==> flow/design.v <==
module softmax_4 (
    input wire clk,
    input wire reset,
    input wire start,
    input wire [15:0] in0, in1, in2, in3,     
    output reg [7:0] out0, out1, out2, out3, 
    output reg done
);
    parameter IDLE = 2'd0, EXP = 2'd1, DIVIDE = 2'd2, DONE = 2'd3;
    reg [1:0] state;
    reg [15:0] exp0, exp1, exp2, exp3;
    wire [17:0] sum_exp;
    reg [7:0] result0, result1, result2, result3;
    always @(posedge clk or posedge reset) begin
        if (reset)
            state <= IDLE;
        else begin
            case (state)
                IDLE:    state <= (start) ? EXP : IDLE;
                EXP:     state <= DIVIDE;
                DIVIDE:  state <= DONE;
                DONE:    state <= IDLE;
                default: state <= IDLE;
            endcase
        end
    end
    wire [31:0] x_sq0, x_sq1, x_sq2, x_sq3;
    assign x_sq0 = in0 * in0;
    assign x_sq1 = in1 * in1;
    assign x_sq2 = in2 * in2;
    assign x_sq3 = in3 * in3;
    assign sum_exp = exp0 + exp1 + exp2 + exp3;
    always @(posedge clk) begin
        if (reset) begin
            exp0 <= 0; exp1 <= 0; exp2 <= 0; exp3 <= 0;
            done <= 0;
        end else begin
            case (state)
                EXP: begin
                    exp0 <= 16'd256 + in0 + (x_sq0 >> 9);
                    exp1 <= 16'd256 + in1 + (x_sq1 >> 9);
                    exp2 <= 16'd256 + in2 + (x_sq2 >> 9);
                    exp3 <= 16'd256 + in3 + (x_sq3 >> 9);
                end
                DIVIDE: begin
                    if (sum_exp != 0) begin
                        result0 <= ({8'd0, exp0} * 24'd255) / sum_exp;
                        result1 <= ({8'd0, exp1} * 24'd255) / sum_exp;
                        result2 <= ({8'd0, exp2} * 24'd255) / sum_exp;
                        result3 <= ({8'd0, exp3} * 24'd255) / sum_exp;
                    end else begin
                        result0 <= 0;
                        result1 <= 0;
                        result2 <= 0;
                        result3 <= 0;
                    end
                end
                DONE: begin
                    out0 <= result0;
                    out1 <= result1;
                    out2 <= result2;
                    out3 <= result3;
                    done <= 1;
                end
                default: begin
                    done <= 0;
                end
            endcase
        end
    end
endmodule
# Reports on softmax_4
# What the tools print for softmax_4, step after step.
# Lines are those of the file above, counted from 1.
# Operators: Yosys type, input widths -> output width; for muxes data width and select width s.
# The mark - stands for no value.
dict set report setup {
  top_module {softmax_4}
  clk_port {clk}
  lib {sky130hd}
  pvt_corner {tt_025C_1v80}
}

# Elaborated design
# Yosys after proc, flatten, opt, wreduce and memory -nomap, before mapping. Memory bits, and registers merged into a memory's read port (data or address), are not among the register bits. Print and check cells are not counted. Equal cells are merged and count once.
dict set report bits {
  ramBits 0
  input_bits 67
  reg_bits 131
  word_cells 49
  mem_count 0
  clocked_rd_ports_x_width 0
  latchBits 0
  mem_bits_ro 0
}
dict set report op_classes {
  reduce_and_logical 5
  shift 0
  logic 1
  n_cmp 0
  div_mod_pow 4
  multipliers 8
  n_addsub 11
  equal 3
  mux 3
}
# op count
set ops {}
lappend ops {{$div 24x18->24} 4}
lappend ops {{$mul 16x16->25} 4}
lappend ops {{$mul 16x8->24 const B} 4}
lappend ops {{$add 16x16->16} 4}
lappend ops {{$add 9x16->16 const A} 4}
lappend ops {{$add 17x16->18} 1}
lappend ops {{$add 18x16->18} 1}
lappend ops {{$reduce_bool 18->1} 1}
lappend ops {{$add 16x16->17} 1}
lappend ops {{$pmux 2 s4} 1}
lappend ops {{$eq 2x2->1 const B} 2}
lappend ops {{$reduce_and 2->1} 2}
lappend ops {{$eq 2x1->1 const B} 1}
lappend ops {{$logic_not 2->1} 1}
lappend ops {{$reduce_or 2->1} 1}
lappend ops {{$pmux 1 s2} 1}
lappend ops {{$not 1->1} 1}
lappend ops {{$mux 1} 1}

# Logic depth
# Yosys ltp: most cells in a row. Word level: on the elaborated netlist, between registers, memories and ports. Mapped: between sequential cells and ports; inverters and the memories' decode and read muxes count.
dict set report logic_depth {
  ltp_word 4
  abc_area 1
  ltp_mapped 503
  depth_no_buf 481
}

# Mapped cells and area
# Yosys stat after the flow's synthesis: flattened, memories mapped to cells. It holds for the ABC_AREA given above (unset counts as 0); a run with the other value may have another netlist.
# The area totals of this step are shown rounded.
# type count area_total_um2
set by_type {}
lappend by_type {sky130_fd_sc_hd__ha_1 1717 2.15E+04}
lappend by_type {sky130_fd_sc_hd__fa_1 916 1.83E+04}
lappend by_type {sky130_fd_sc_hd__nand2_1 3082 1.16E+04}
lappend by_type {sky130_fd_sc_hd__inv_1 3002 1.13E+04}
lappend by_type {sky130_fd_sc_hd__xor2_1 536 4.69E+03}
lappend by_type {sky130_fd_sc_hd__a21oi_1 897 4.49E+03}
lappend by_type {sky130_fd_sc_hd__xnor2_1 402 3.52E+03}
lappend by_type {sky130_fd_sc_hd__o21ai_0 600 3002.88}
lappend by_type {sky130_fd_sc_hd__nor2_1 789 2961.59}
lappend by_type {sky130_fd_sc_hd__nand3_1 550 2752.64}
lappend by_type {sky130_fd_sc_hd__edfxtp_1 64 1.92E+03}
lappend by_type {sky130_fd_sc_hd__dfxtp_1 65 1.3E+03}
lappend by_type {sky130_fd_sc_hd__or2_2 164 1.03E+03}
lappend by_type {sky130_fd_sc_hd__a21oi_2 113 989.699}
lappend by_type {sky130_fd_sc_hd__o21bai_1 127 953.414}
lappend by_type {sky130_fd_sc_hd__o21ai_1 185 925.888}
lappend by_type {sky130_fd_sc_hd__a21o_1 115 863.328}
lappend by_type {sky130_fd_sc_hd__nand4_1 118 738.208}
# Other cell types: 72; their cells: 1106.
dict set report mapped {
  cells 14548
  buf_cells 253
  flip_flops 133
  area_um2 100000
}

# Path before layout
# Path of least setup slack by OpenSTA after synthesis, without wires, with an ideal clock, recovery checks aside; 20% of the period is set as input and as output delay. Where synthesis merged equal registers, the netlist keeps one of their names.
dict set report synth_timing {
  kind {reg2reg}
  start {register exp1[1]}
  end {register result3[0]}
  t_arrival_ns 62.359
  path_stages 471
  path_slack_ns -2.625
  t_first_pin_ns 0.000
  clock_period_ns 60.0
  path_delay_ns 62.625
  path_buffers 22
  setup_ns 0.266
  synth_period_reached_ns 62.625
}
# "path_delay_ns" is the arrival time less input delay plus setup time.
# "path_stages" counts driving pins, that of a launching flip-flop among them; a cell with two outputs on the path counts twice.
# "synth_period_reached_ns" is the clock period less the worst setup slack; recovery checks do not enter. This is arithmetic on one report: input and output delays are still those of the set period (20% each).
# The rows between start and end are the longest chain of elaborated cells between them; the timing report does not say that the signal goes this way. Where chains are equally long, one stands for them.
# A line is the first line of the expression or statement that the cell stems from. Yosys adds cells for indexed reads and writes and turns some case tables into memories.
dict set report synth_between {
  path_cell_list {sky130_fd_sc_hd__dfxtp_1 -> sky130_fd_sc_hd__fa_1 -> sky130_fd_sc_hd__fa_1 -> sky130_fd_sc_hd__ha_1 -> sky130_fd_sc_hd__fa_1 -> sky130_fd_sc_hd__nand3_1 -> sky130_fd_sc_hd__nand2_1 -> sky130_fd_sc_hd__xor2_1 -> sky130_fd_sc_hd__inv_1 -> sky130_fd_sc_hd__nor2_1 -> sky130_fd_sc_hd__nand3_1 -> sky130_fd_sc_hd__nor3_1 -> sky130_fd_sc_hd__nand3_1 -> sky130_fd_sc_hd__nand3_1 -> sky130_fd_sc_hd__nand2_1 -> sky130_fd_sc_hd__ha_1 -> sky130_fd_sc_hd__inv_1 -> sky130_fd_sc_hd__nor2_1 -> [435 not listed] -> sky130_fd_sc_hd__o21ai_2 -> sky130_fd_sc_hd__ha_1 -> sky130_fd_sc_hd__a21oi_1 -> sky130_fd_sc_hd__o21ai_0 -> sky130_fd_sc_hd__a21oi_1 -> sky130_fd_sc_hd__o21bai_1 -> sky130_fd_sc_hd__a21o_1 -> sky130_fd_sc_hd__a21oi_1 -> sky130_fd_sc_hd__or4_1 -> sky130_fd_sc_hd__a21oi_1 -> sky130_fd_sc_hd__a211oi_1 -> sky130_fd_sc_hd__o21ai_0 -> sky130_fd_sc_hd__inv_1 -> sky130_fd_sc_hd__nand2_1 -> sky130_fd_sc_hd__nor2_1 -> sky130_fd_sc_hd__nand4_1 -> sky130_fd_sc_hd__nor2_1 -> sky130_fd_sc_hd__nor2_1}
  elab_chain_cells 4
}
# element line_no
set synth_rtl {}
lappend synth_rtl {{start, declared} 11} ;# reg [15:0] exp0, exp1, exp2, exp3;
lappend synth_rtl {{start, assigned} 35} ;# exp0 <= 0; exp1 <= 0; exp2 <= 0; exp3 <= 0;
lappend synth_rtl {{start, assigned} 41} ;# exp1 <= 16'd256 + in1 + (x_sq1 >> 9);
lappend synth_rtl {{$add 16x16->17} 32} ;# assign sum_exp = exp0 + exp1 + exp2 + exp3;
lappend synth_rtl {{$add 17x16->18} 32}
lappend synth_rtl {{$add 18x16->18} 32}
lappend synth_rtl {{$div 24x18->24} 50} ;# result3 <= ({8'd0, exp3} * 24'd255) / sum_exp;
lappend synth_rtl {{end, assigned} 50}
lappend synth_rtl {{end, assigned} 55} ;# result3 <= 0;
lappend synth_rtl {{end, declared} 13} ;# reg [7:0] result0, result1, result2, result3;

# Timing after layout
# Path of least setup slack in the final report of run A (OpenROAD, finished layout, wires in). Where an end is a register, its clock arrival counts in the times.
dict set report layout_timing {
  kind {reg2reg}
  start {register exp3[8]}
  end {register result3[0]}
  t_first_pin_ns 0.59
  clock_period_ns 97.2
  path_stages 480
  setup_ns 0.26
  path_buffers 21
  t_arrival_ns 77.71
  path_slack_ns 19.80
}
# The rows between start and end are the longest chain of elaborated cells between them; the timing report does not say that the signal goes this way. Where chains are equally long, one stands for them.
dict set report layout_between {
  path_cell_list {sky130_fd_sc_hd__dfxtp_1 -> sky130_fd_sc_hd__inv_1 -> sky130_fd_sc_hd__fa_1 -> sky130_fd_sc_hd__fa_1 -> sky130_fd_sc_hd__inv_1 -> sky130_fd_sc_hd__fa_1 -> sky130_fd_sc_hd__inv_1 -> sky130_fd_sc_hd__fa_1 -> sky130_fd_sc_hd__inv_1 -> sky130_fd_sc_hd__ha_1 -> sky130_fd_sc_hd__nand2_1 -> sky130_fd_sc_hd__nor2_1 -> sky130_fd_sc_hd__and2_1 -> sky130_fd_sc_hd__nand4_1 -> sky130_fd_sc_hd__nand3_1 -> sky130_fd_sc_hd__a21oi_1 -> sky130_fd_sc_hd__or2_2 -> sky130_fd_sc_hd__nand3b_1 -> [444 not listed] -> sky130_fd_sc_hd__o21ai_2 -> sky130_fd_sc_hd__ha_1 -> sky130_fd_sc_hd__a21oi_1 -> sky130_fd_sc_hd__o21ai_0 -> sky130_fd_sc_hd__a21oi_1 -> sky130_fd_sc_hd__o21bai_1 -> sky130_fd_sc_hd__a21o_1 -> sky130_fd_sc_hd__a21oi_1 -> sky130_fd_sc_hd__or4_1 -> sky130_fd_sc_hd__a21oi_1 -> sky130_fd_sc_hd__a211oi_1 -> sky130_fd_sc_hd__o21ai_0 -> sky130_fd_sc_hd__inv_1 -> sky130_fd_sc_hd__nand2_1 -> sky130_fd_sc_hd__nor2_1 -> sky130_fd_sc_hd__nand4_1 -> sky130_fd_sc_hd__nor2_1 -> sky130_fd_sc_hd__nor2_1}
  elab_chain_cells 2
}
# element line_no
set layout_rtl {}
lappend layout_rtl {{start, declared} 11} ;# reg [15:0] exp0, exp1, exp2, exp3;
lappend layout_rtl {{start, assigned} 35} ;# exp0 <= 0; exp1 <= 0; exp2 <= 0; exp3 <= 0;
lappend layout_rtl {{start, assigned} 43} ;# exp3 <= 16'd256 + in3 + (x_sq3 >> 9);
lappend layout_rtl {{$mul 16x8->24} 50} ;# result3 <= ({8'd0, exp3} * 24'd255) / sum_exp;
lappend layout_rtl {{$div 24x18->24} 50}
lappend layout_rtl {{end, assigned} 50}
lappend layout_rtl {{end, assigned} 55} ;# result3 <= 0;
lappend layout_rtl {{end, declared} 13} ;# reg [7:0] result0, result1, result2, result3;

Measured data: module softmax_4, platform sky130hd, 4 stored runs of the flow under differing settings, order arbitrary. Input and output delays are each 20% of the period that was set; the output load is 0.01 pF.
"achieved_period_ns" means the clock period less the worst setup slack. The figure is calculated, with input and output delays left at 20% of the set period.
"worst_path_time_ns" is the time allowed to the run's worst setup path (the clock period less input and output delay, where it has them) less its slack. Clock arrival times count: a late capture clock shortens it, a late launch clock lengthens it.
The measured numbers are rounded.

[flow] run A: files
==> flow/run.sh <==
#!/bin/bash
# the make line also repeats the synthesis and layout settings of config.mk as NAME=value (left out here)
make -C /OpenROAD-flow-scripts/flow DESIGN_CONFIG=/design/flow/config.mk WORK_HOME=/design/flow/orfs CLKGATE_MAP_FILE= finish
==> flow/config.mk <==
export PLATFORM = sky130hd
export DESIGN_NAME = softmax_4
export DESIGN_NICKNAME = softmax_4
export VERILOG_FILES = /design/flow/design.v
export SDC_FILE = /design/flow/constraint.sdc
export NUM_CORES = 4
export LEC_CHECK = 0
export ABC_AREA = 1
export CAP_MARGIN = 40
export CELL_PAD_IN_SITES_GLOBAL_PLACEMENT = 1
export CORE_ASPECT_RATIO = 1.83
export CORE_MARGIN = 8
export CORE_UTILIZATION = 28
export GPL_TIMING_DRIVEN = 0
export MAX_ROUTING_LAYER = met5
export MIN_ROUTING_LAYER = met2
export PLACE_DENSITY_LB_ADDON = 0.24
export SLEW_MARGIN = 5
export TNS_END_PERCENT = 60
==> flow/constraint.sdc <==
create_clock -name core_clock -period 97.2 [get_ports {clk}]
set_input_delay 19.4400 -clock core_clock [delete_from_list [all_inputs] [get_ports {clk}]]
set_output_delay 19.4400 -clock core_clock [all_outputs]
set_load 0.01 [all_outputs]

[flow] run A: metrics
[metrics] achieved_period_ns = 77.404
[metrics] finalCellArea_um2 = 110000
[metrics] design.die.area_um2 = 379000
[metrics] synthArea_um2 = 100000
[metrics] fin_util_pct = 30.7
[metrics] worst_path_time_ns = 77.40
[metrics] critical_path_kind = reg2reg
[metrics] fin_hold_ws_ns = 0.394
[metrics] tns_setup_ns = 0.000
[metrics] setup_worst_slack_ns = 19.8

[flow] run B: files
==> flow/run.sh <==
#!/bin/bash
# the make line also repeats the synthesis and layout settings of config.mk as NAME=value (left out here)
make -C /OpenROAD-flow-scripts/flow DESIGN_CONFIG=/design/flow/config.mk WORK_HOME=/design/flow/orfs CLKGATE_MAP_FILE= finish
==> flow/config.mk <==
export PLATFORM = sky130hd
export DESIGN_NAME = softmax_4
export DESIGN_NICKNAME = softmax_4
export VERILOG_FILES = /design/flow/design.v
export SDC_FILE = /design/flow/constraint.sdc
export NUM_CORES = 4
export LEC_CHECK = 0
export ABC_AREA = 0
export CAP_MARGIN = 40
export CELL_PAD_IN_SITES_DETAIL_PLACEMENT = 1
export CELL_PAD_IN_SITES_GLOBAL_PLACEMENT = 0
export CORE_ASPECT_RATIO = 0.54
export CORE_MARGIN = 3
export CORE_UTILIZATION = 36
export GPL_ROUTABILITY_DRIVEN = 0
export GPL_TIMING_DRIVEN = 0
export MAX_ROUTING_LAYER = met4
export MIN_ROUTING_LAYER = met2
export PLACE_DENSITY_LB_ADDON = 0.24
export SLEW_MARGIN = 5
export TNS_END_PERCENT = 5
==> flow/constraint.sdc <==
create_clock -name core_clock -period 97.2 [get_ports {clk}]
set_input_delay 19.4400 -clock core_clock [delete_from_list [all_inputs] [get_ports {clk}]]
set_output_delay 19.4400 -clock core_clock [all_outputs]
set_load 0.01 [all_outputs]

[flow] run B: stopped before the end: routing reported GRT-0116

[flow] run C: files
==> flow/run.sh <==
#!/bin/bash
# the make line also repeats the synthesis and layout settings of config.mk as NAME=value (left out here)
make -C /OpenROAD-flow-scripts/flow DESIGN_CONFIG=/design/flow/config.mk WORK_HOME=/design/flow/orfs CLKGATE_MAP_FILE= finish
==> flow/config.mk <==
export PLATFORM = sky130hd
export DESIGN_NAME = softmax_4
export DESIGN_NICKNAME = softmax_4
export VERILOG_FILES = /design/flow/design.v
export SDC_FILE = /design/flow/constraint.sdc
export NUM_CORES = 4
export LEC_CHECK = 0
export CAP_MARGIN = 5
export CORE_MARGIN = 2
export CORE_UTILIZATION = 21
export CTS_CLUSTER_DIAMETER = 22
export GPL_ROUTABILITY_DRIVEN = 0
export MAX_ROUTING_LAYER = met4
export PLACE_DENSITY_LB_ADDON = 0.3
export SLEW_MARGIN = 0
==> flow/constraint.sdc <==
create_clock -name core_clock -period 79.1 [get_ports {clk}]
set_input_delay 15.8200 -clock core_clock [delete_from_list [all_inputs] [get_ports {clk}]]
set_output_delay 15.8200 -clock core_clock [all_outputs]
set_load 0.01 [all_outputs]

[flow] run C: metrics
[metrics] achieved_period_ns = 71.070
[metrics] finalCellArea_um2 = 108000
[metrics] design.die.area_um2 = 475000
[metrics] synthArea_um2 = 98500
[metrics] fin_util_pct = 23.1
[metrics] worst_path_time_ns = 71.07
[metrics] critical_path_kind = reg2reg
[metrics] fin_hold_ws_ns = 0.399
[metrics] tns_setup_ns = 0.000
[metrics] setup_worst_slack_ns = 8.03

[flow] run D: files
==> flow/run.sh <==
#!/bin/bash
# the make line also repeats the synthesis and layout settings of config.mk as NAME=value (left out here)
make -C /OpenROAD-flow-scripts/flow DESIGN_CONFIG=/design/flow/config.mk WORK_HOME=/design/flow/orfs CLKGATE_MAP_FILE= finish
==> flow/config.mk <==
export PLATFORM = sky130hd
export DESIGN_NAME = softmax_4
export DESIGN_NICKNAME = softmax_4
export VERILOG_FILES = /design/flow/design.v
export SDC_FILE = /design/flow/constraint.sdc
export NUM_CORES = 4
export LEC_CHECK = 0
export CAP_MARGIN = 20
export CORE_MARGIN = 2
export CORE_UTILIZATION = 47
export SLEW_MARGIN = 20
==> flow/constraint.sdc <==
create_clock -name core_clock -period 57.9 [get_ports {clk}]
set_input_delay 11.5800 -clock core_clock [delete_from_list [all_inputs] [get_ports {clk}]]
set_output_delay 11.5800 -clock core_clock [all_outputs]
set_load 0.01 [all_outputs]

[flow] run D: metrics
[metrics] achieved_period_ns = 55.541
[metrics] finalCellArea_um2 = 113000
[metrics] design.die.area_um2 = 213000
[metrics] synthArea_um2 = 98500
[metrics] fin_util_pct = 54.2
[metrics] worst_path_time_ns = 55.54
[metrics] critical_path_kind = reg2reg
[metrics] fin_hold_ws_ns = 0.419
[metrics] tns_setup_ns = 0.000
[metrics] setup_worst_slack_ns = 2.36
